==> flow/design.v <==
`timescale 1ns/1ns
 `timescale 1ns/1ns
module signed_shifter (input wire [4-1:0] i,
                       input wire signed [16:0] D,
                       output reg signed [16:0] Q);
always @ *
begin
Q = D >>> i;  
end
endmodule
 `timescale 1ns/1ns
module rotator (
    input wire clk,
    input wire rst,
    input wire signed  [16:0]    x_i,
    input wire signed  [16:0]    y_i,
    output wire signed [16:0]    x_o,
    output wire signed [16:0]    y_o
    );
    parameter integer iteration             = 0;  
    parameter signed [16:0] tangle = 0;  
    reg signed [16:0] x_1;
    reg signed [16:0] y_1;
    wire signed [16:0] x_i_shifted;
    wire signed [16:0] y_i_shifted;
    signed_shifter x_shifter(iteration,x_i,x_i_shifted);
    signed_shifter y_shifter(iteration,y_i,y_i_shifted);
    always @ (posedge clk)
        if (rst) begin
            x_1 <= 0;
            y_1 <= 0;
            end else begin
            if (y_i > 0) begin   
                x_1 <= x_i + y_i_shifted;  
                y_1 <= y_i - x_i_shifted;  
                end else begin
                x_1 <= x_i - y_i_shifted;  
                y_1 <= y_i + x_i_shifted;  
            end
        end
        assign x_o = x_1;
        assign y_o = y_1;
endmodule
 `timescale 1ns/1ns
module cordic (
    input wire clk,
    input wire rst,
    input wire                        valid_i,
    input wire signed [16:0]    x_i,
    input wire signed [16:0]    y_i,
    output wire                        valid_o,
    output wire signed [16:0]    x_o,
    output wire signed [16:0]    y_o
    );
    function [16:0] tanangle;
        input [3:0] i;
        begin
            case (i)
                4'b0000: tanangle = 17'd25735;     
                4'b0001: tanangle = 17'd15192;     
                4'b0010: tanangle = 17'd8027;      
                4'b0011: tanangle = 17'd4075;      
                4'b0100: tanangle = 17'd2045;      
                4'b0101: tanangle = 17'd1024;      
                4'b0110: tanangle = 17'd512;       
                4'b0111: tanangle = 17'd256;       
                4'b1000: tanangle = 17'd128;       
                4'b1001: tanangle = 17'd64;        
                4'b1010: tanangle = 17'd32;        
                4'b1011: tanangle = 17'd16;        
                4'b1100: tanangle = 17'd8;         
                4'b1101: tanangle = 17'd4;         
                4'b1110: tanangle = 17'd2;         
                4'b1111: tanangle = 17'd1;         
            endcase
        end
    endfunction
    wire signed [16:0] x [16-1:0];
    wire signed [16:0] y [16-1:0];
    assign x[0]    = x_i < 0  ? -x_i 
                                : x_i;
    assign y[0]    = y_i < 0  ? -y_i
                                : y_i;
    assign x_o     = x[16-1];
    assign y_o     = y[16-1];
    reg [16-2:0] valid_pipe;
    always @ (posedge clk)
        if (rst)
            valid_pipe <= 0;
        else
            valid_pipe <= {valid_pipe[16-3:0], valid_i};
    assign valid_o = valid_pipe[16-2];
    genvar i;
    generate
    for(i = 0;i<16-1;i = i+1)
    begin
        rotator #(.iteration(i), .tangle(tanangle(i))) U (clk,rst,x[i],y[i],x[i+1],y[i+1]);
    end
    endgenerate
endmodule
# == Reports on cordic ==
# Module cordic before and after one edit of its RTL, step after step.
# "orig" refers to lines of the RTL above, "edited" to lines of the edited file.
# "diff": "edited" minus "orig" as printed here.
# Operators: Yosys type, input widths -> output width; for muxes data width and select width s.
# The mark n/a stands for no value.
# design
top_module,cordic
clock,clk
cell_library,sky130hd
pvt_corner,tt_025C_1v80

# == Diff ==
# Unified diff, file above to edited file.
# The edit is scripted: it alters the design's behaviour and was not made to optimise anything.
# begin of diff
@@ -31,5 +31,5 @@
             y_1 <= 0;
             end else begin
-            if (y_i > 0) begin   
+            if (y_i <= 0) begin   
                 x_1 <= x_i + y_i_shifted;  
                 y_1 <= y_i - x_i_shifted;  
# end of diff

# == Word-level counts ==
# Counts by Yosys on the flattened word-level netlist (proc, flatten, opt, wreduce). Print and check cells are left out. Cells with the same type and inputs are merged into one.
# classes
item,orig,edited,diff
n_addsub,61,61,0
n_cmp,17,17,0
mux,32,32,0
# ops
op,orig,edited,diff
$gt 17x1->1 const B,15,0,-15
$le 17x1->1 const B,0,15,15
# Operator kinds equal on both sides are left out: 33.
# word_totals
item,orig,edited,diff
ff_bits,525,525,0
in_bits,37,37,0
out_inout_bits,35,35,0
elab_cells,141,141,0

# == Depth ==
# Longest topological path by Yosys (ltp), each cell counted once; first at word level (registers and memories cut), then after technology mapping (sequential cells cut; the memories' decode and read muxes count).
# logic_depth
item,orig,edited,diff
depth_word,4,4,0
abc_area,0,0,n/a
mapped_depth,22,22,0
depth_no_buf,21,21,0

# == Synthesis result ==
# Source: synth_stat.txt of the flow (Yosys; design flattened, memories mapped). It holds for the ABC_AREA given above (unset counts as 0); a run with the other value may have another netlist.
# types
cell_type,orig,edited,diff
sky130_fd_sc_hd__nand3_1,113,147,34
sky130_fd_sc_hd__xnor2_1,331,303,-28
sky130_fd_sc_hd__a21o_1,115,87,-28
sky130_fd_sc_hd__a21oi_1,380,354,-26
sky130_fd_sc_hd__o21ai_0,261,237,-24
sky130_fd_sc_hd__nor3_1,211,235,24
sky130_fd_sc_hd__a211oi_1,44,67,23
sky130_fd_sc_hd__nor2_1,706,727,21
sky130_fd_sc_hd__inv_1,375,358,-17
sky130_fd_sc_hd__nand2_1,339,356,17
sky130_fd_sc_hd__or2_2,26,43,17
sky130_fd_sc_hd__xor2_1,208,224,16
sky130_fd_sc_hd__o21bai_1,44,30,-14
sky130_fd_sc_hd__or3_1,60,73,13
sky130_fd_sc_hd__and2_1,35,22,-13
sky130_fd_sc_hd__o21a_1,24,36,12
sky130_fd_sc_hd__a211o_1,8,17,9
sky130_fd_sc_hd__a41o_1,6,15,9
# Cell types equal on both sides are left out: 4.
# The list need not be complete.
# mapped
item,orig,edited,diff
mapped_cells,5291,5410,119
synth_area_um2,41622.4,42569.6,947.2
seq_area_um2,10490.1,10490.1,0.0
ff_cells,524,524,0
n_buf,136,147,11
# The figures by module come from a second, unflattened synthesis with its own total; it is not the netlist above.
# hier_totals
item,orig,edited,diff
hier_cells,8881,9002,121
area_unflattened_um2,75506.2,76310.7,804.5
# Each row is one instance without its submodules.
# modules_orig
mod,n_inst,n_cells,mod_area_um2
signed_shifter,30,102,948.4
rotator,1,404,3181.8
rotator,1,399,3159.3
rotator,1,380,3083.0
rotator,1,380,3083.0
rotator,1,380,3083.0
rotator,1,380,3083.0
rotator,1,380,3083.0
rotator,1,380,3083.0
rotator,1,380,3083.0
rotator,1,380,3083.0
rotator,1,379,3079.2
rotator,1,370,2976.6
rotator,1,370,2976.6
# orig: Further modules, not shown: 3.
# modules_edited
mod,n_inst,n_cells,mod_area_um2
signed_shifter,30,102,948.4
rotator,1,402,3241.9
rotator,1,407,3240.6
rotator,1,408,3231.8
rotator,1,408,3231.8
rotator,1,408,3231.8
rotator,1,397,3183.1
rotator,1,376,3041.7
rotator,1,376,3041.7
rotator,1,376,3041.7
rotator,1,376,3041.7
rotator,1,376,3041.7
rotator,1,376,3041.7
rotator,1,376,3041.7
# edited: Further modules, not shown: 3.

# == Timing after synthesis ==
# Path of least setup slack by OpenSTA after synthesis, without wires, with an ideal clock, recovery checks aside; 20% of the period is set as input and as output delay. Where synthesis merged equal registers, the netlist keeps one of their names.
# synth_timing
item,orig,edited,diff
kind,register -> register,register -> register,n/a
start,reg genblk1[1].U.y_1[2],reg genblk1[0].U.y_1[3],n/a
end,reg genblk1[2].U.x_1[16],reg genblk1[1].U.y_1[16],n/a
period_ps,4600,4600,0
t_first_pin_ps,0,0,0
t_arrival_ps,4746,4766,20
t_required_ps,4530,4472,-58
path_slack_ps,-216,-293,-77
delay_ps,4816,4894,78
stages,22,22,0
path_buffers,1,2,1
synth_period_reached_ps,4816,4893,77
# "delay_ps" = arrival - input delay + setup time.
# "stages" counts driving pins, that of a launching flip-flop among them; a cell with two outputs on the path counts twice.
# "synth_period_reached_ps" = period - worst setup slack (recovery checks aside). The figure is calculated, with input and output delays left at 20% of the set period.
# Between the ends stands the longest chain of elaborated cells between them, by number of cells; it is not shown to be the way that was timed. Of several equally long chains one is given.
# A line is the first line of the expression or statement that the cell stems from. Yosys adds cells for indexed reads and writes and turns some case tables into memories.
# A register here has more assigning lines than the two given.
# synth_via_orig
path_cell_list,sky130_fd_sc_hd__dfxtp_1 sky130_fd_sc_hd__inv_1 sky130_fd_sc_hd__ha_1 sky130_fd_sc_hd__or4b_2 sky130_fd_sc_hd__nor4b_1 sky130_fd_sc_hd__nand2_1 sky130_fd_sc_hd__or3_1 sky130_fd_sc_hd__nand2b_1 sky130_fd_sc_hd__buf_1 sky130_fd_sc_hd__nor2_1 sky130_fd_sc_hd__xnor2_1 sky130_fd_sc_hd__ha_1 sky130_fd_sc_hd__nor2b_1 sky130_fd_sc_hd__o21ai_0 sky130_fd_sc_hd__a21boi_0 sky130_fd_sc_hd__o21ai_0 sky130_fd_sc_hd__a21oi_1 sky130_fd_sc_hd__a41oi_1 sky130_fd_sc_hd__a211oi_1 sky130_fd_sc_hd__o31a_1 sky130_fd_sc_hd__or3_1 sky130_fd_sc_hd__a21oi_1
elab_chain_cells,2
# synth_rtl_orig
item,line,text
start: declaration,23,reg signed [16:0] y_1;
start: assignment,35,y_1 <= y_i - x_i_shifted;
start: assignment,38,y_1 <= y_i + x_i_shifted;
$sub 17x15->17,37,x_1 <= x_i - y_i_shifted;
$mux 17,33,if (y_i > 0) begin
end: assignment,34,x_1 <= x_i + y_i_shifted;
end: assignment,37,
end: declaration,22,reg signed [16:0] x_1;
# synth_via_edited
path_cell_list,sky130_fd_sc_hd__dfxtp_1 sky130_fd_sc_hd__or4_4 sky130_fd_sc_hd__or3_4 sky130_fd_sc_hd__or4_4 sky130_fd_sc_hd__or3_4 sky130_fd_sc_hd__nor4b_4 sky130_fd_sc_hd__or2_1 sky130_fd_sc_hd__buf_6 sky130_fd_sc_hd__buf_8 sky130_fd_sc_hd__nor2_1 sky130_fd_sc_hd__xnor2_1 sky130_fd_sc_hd__ha_1 sky130_fd_sc_hd__nor2b_1 sky130_fd_sc_hd__o21a_1 sky130_fd_sc_hd__o21ai_0 sky130_fd_sc_hd__a211oi_1 sky130_fd_sc_hd__nor3_1 sky130_fd_sc_hd__nor3_1 sky130_fd_sc_hd__a2111oi_0 sky130_fd_sc_hd__o21bai_1 sky130_fd_sc_hd__xor2_1 sky130_fd_sc_hd__nor2_1
elab_chain_cells,2
# synth_rtl_edited
item,line,text
start: declaration,23,reg signed [16:0] y_1;
start: assignment,35,y_1 <= y_i - x_i_shifted;
start: assignment,38,y_1 <= y_i + x_i_shifted;
$add 17x16->17,38,
$mux 17,33,if (y_i <= 0) begin
end: assignment,35,
end: assignment,38,
end: declaration,23,

# == Timing after layout ==
# Path of least setup slack in the final report of the runs of pair 1 (OpenROAD, finished layout, wires in). Where an end is a register, its clock arrival counts in the times.
# The report prints the path's times to 10 ps; the period is as set.
# layout_timing
item,orig,edited,diff
kind,register -> register,register -> register,n/a
start,reg genblk1[1].U.y_1[3],reg genblk1[0].U.y_1[3],n/a
end,reg genblk1[2].U.x_1[16],reg genblk1[1].U.x_1[16],n/a
period_ps,4600,4600,0
t_first_pin_ps,610,600,-10
t_arrival_ps,4900,5170,270
t_required_ps,5130,5060,-70
path_slack_ps,230,-120,-350
stages,21,21,0
path_buffers,1,1,0
# Between the ends stands the longest chain of elaborated cells between them, by number of cells; it is not shown to be the way that was timed. Of several equally long chains one is given.
# A register here has more assigning lines than the two given.
# layout_via_orig
path_cell_list,sky130_fd_sc_hd__dfxtp_1 sky130_fd_sc_hd__inv_1 sky130_fd_sc_hd__ha_2 sky130_fd_sc_hd__or4b_4 sky130_fd_sc_hd__nor4b_4 sky130_fd_sc_hd__nand2_1 sky130_fd_sc_hd__or3_4 sky130_fd_sc_hd__nor2b_4 sky130_fd_sc_hd__buf_4 sky130_fd_sc_hd__o31ai_1 sky130_fd_sc_hd__xor2_1 sky130_fd_sc_hd__ha_1 sky130_fd_sc_hd__o21ai_2 sky130_fd_sc_hd__a21boi_2 sky130_fd_sc_hd__o21ai_2 sky130_fd_sc_hd__a21oi_2 sky130_fd_sc_hd__a41oi_2 sky130_fd_sc_hd__a211oi_2 sky130_fd_sc_hd__o31a_1 sky130_fd_sc_hd__or3_1 sky130_fd_sc_hd__a21oi_2
elab_chain_cells,2
# layout_rtl_orig
item,line,text
start: declaration,23,reg signed [16:0] y_1;
start: assignment,35,y_1 <= y_i - x_i_shifted;
start: assignment,38,y_1 <= y_i + x_i_shifted;
$sub 17x15->17,37,x_1 <= x_i - y_i_shifted;
$mux 17,33,if (y_i > 0) begin
end: assignment,34,x_1 <= x_i + y_i_shifted;
end: assignment,37,
end: declaration,22,reg signed [16:0] x_1;
# layout_via_edited
path_cell_list,sky130_fd_sc_hd__dfxtp_2 sky130_fd_sc_hd__or4_4 sky130_fd_sc_hd__or3_4 sky130_fd_sc_hd__or4_4 sky130_fd_sc_hd__or3_4 sky130_fd_sc_hd__nor4b_4 sky130_fd_sc_hd__nor2_2 sky130_fd_sc_hd__buf_4 sky130_fd_sc_hd__o21ai_2 sky130_fd_sc_hd__inv_1 sky130_fd_sc_hd__fa_2 sky130_fd_sc_hd__nor2b_4 sky130_fd_sc_hd__o21a_1 sky130_fd_sc_hd__o21ai_2 sky130_fd_sc_hd__a211oi_2 sky130_fd_sc_hd__nor3_1 sky130_fd_sc_hd__nor3_1 sky130_fd_sc_hd__a41o_1 sky130_fd_sc_hd__o21ai_1 sky130_fd_sc_hd__a21oi_1 sky130_fd_sc_hd__nor3b_1
elab_chain_cells,2
# layout_rtl_edited
item,line,text
start: declaration,23,reg signed [16:0] y_1;
start: assignment,35,y_1 <= y_i - x_i_shifted;
start: assignment,38,y_1 <= y_i + x_i_shifted;
$sub 17x16->17,37,x_1 <= x_i - y_i_shifted;
$mux 17,33,if (y_i <= 0) begin
end: assignment,34,x_1 <= x_i + y_i_shifted;
end: assignment,37,
end: declaration,22,reg signed [16:0] x_1;

# == Flow runs ==
# Runs of the flow (Yosys, OpenROAD) on both versions; the two runs of a pair have the same settings. The constraints put input and output delay at 20% of the set period each and load the outputs with 0.01 pF.
# flow_settings_pair_1
CORE_UTILIZATION,40
period_ns,4.6
CAP_MARGIN,20
CORE_MARGIN,2
SLEW_MARGIN,20
# measured_pair_1
item,orig,edited,diff
yosys_chip_area_um2,41622.4,42569.6,947.2
die_um2,106651.0,109049.0,2398.0
final_stdcell_area_um2,48024.8,50066.8,2042.0
final_setup_ws_ps,235,-119,-354
holdWs_ps,430,438,8
achieved_period_ps,4365,4719,354
# flow_settings_pair_2
CAP_MARGIN,30
CORE_MARGIN,2
CORE_UTILIZATION,60
CTS_CLUSTER_DIAMETER,380
GPL_ROUTABILITY_DRIVEN,1
GPL_TIMING_DRIVEN,0
PLACE_DENSITY_LB_ADDON,0.11
SLEW_MARGIN,20
period_ns,7.26
# measured_pair_2
item,orig,edited,diff
yosys_chip_area_um2,41622.4,42569.6,947.2
die_um2,71494.7,73097.2,1602.5
final_stdcell_area_um2,45606.2,46457.1,850.9
final_setup_ws_ps,1269,1307,38
holdWs_ps,434,437,3
achieved_period_ps,5991,5953,-38
# "achieved_period_ps": clock period set for the run, less the worst setup slack. It is reckoned from that one timing run; input and output delays stay at 20% of the period that was set.
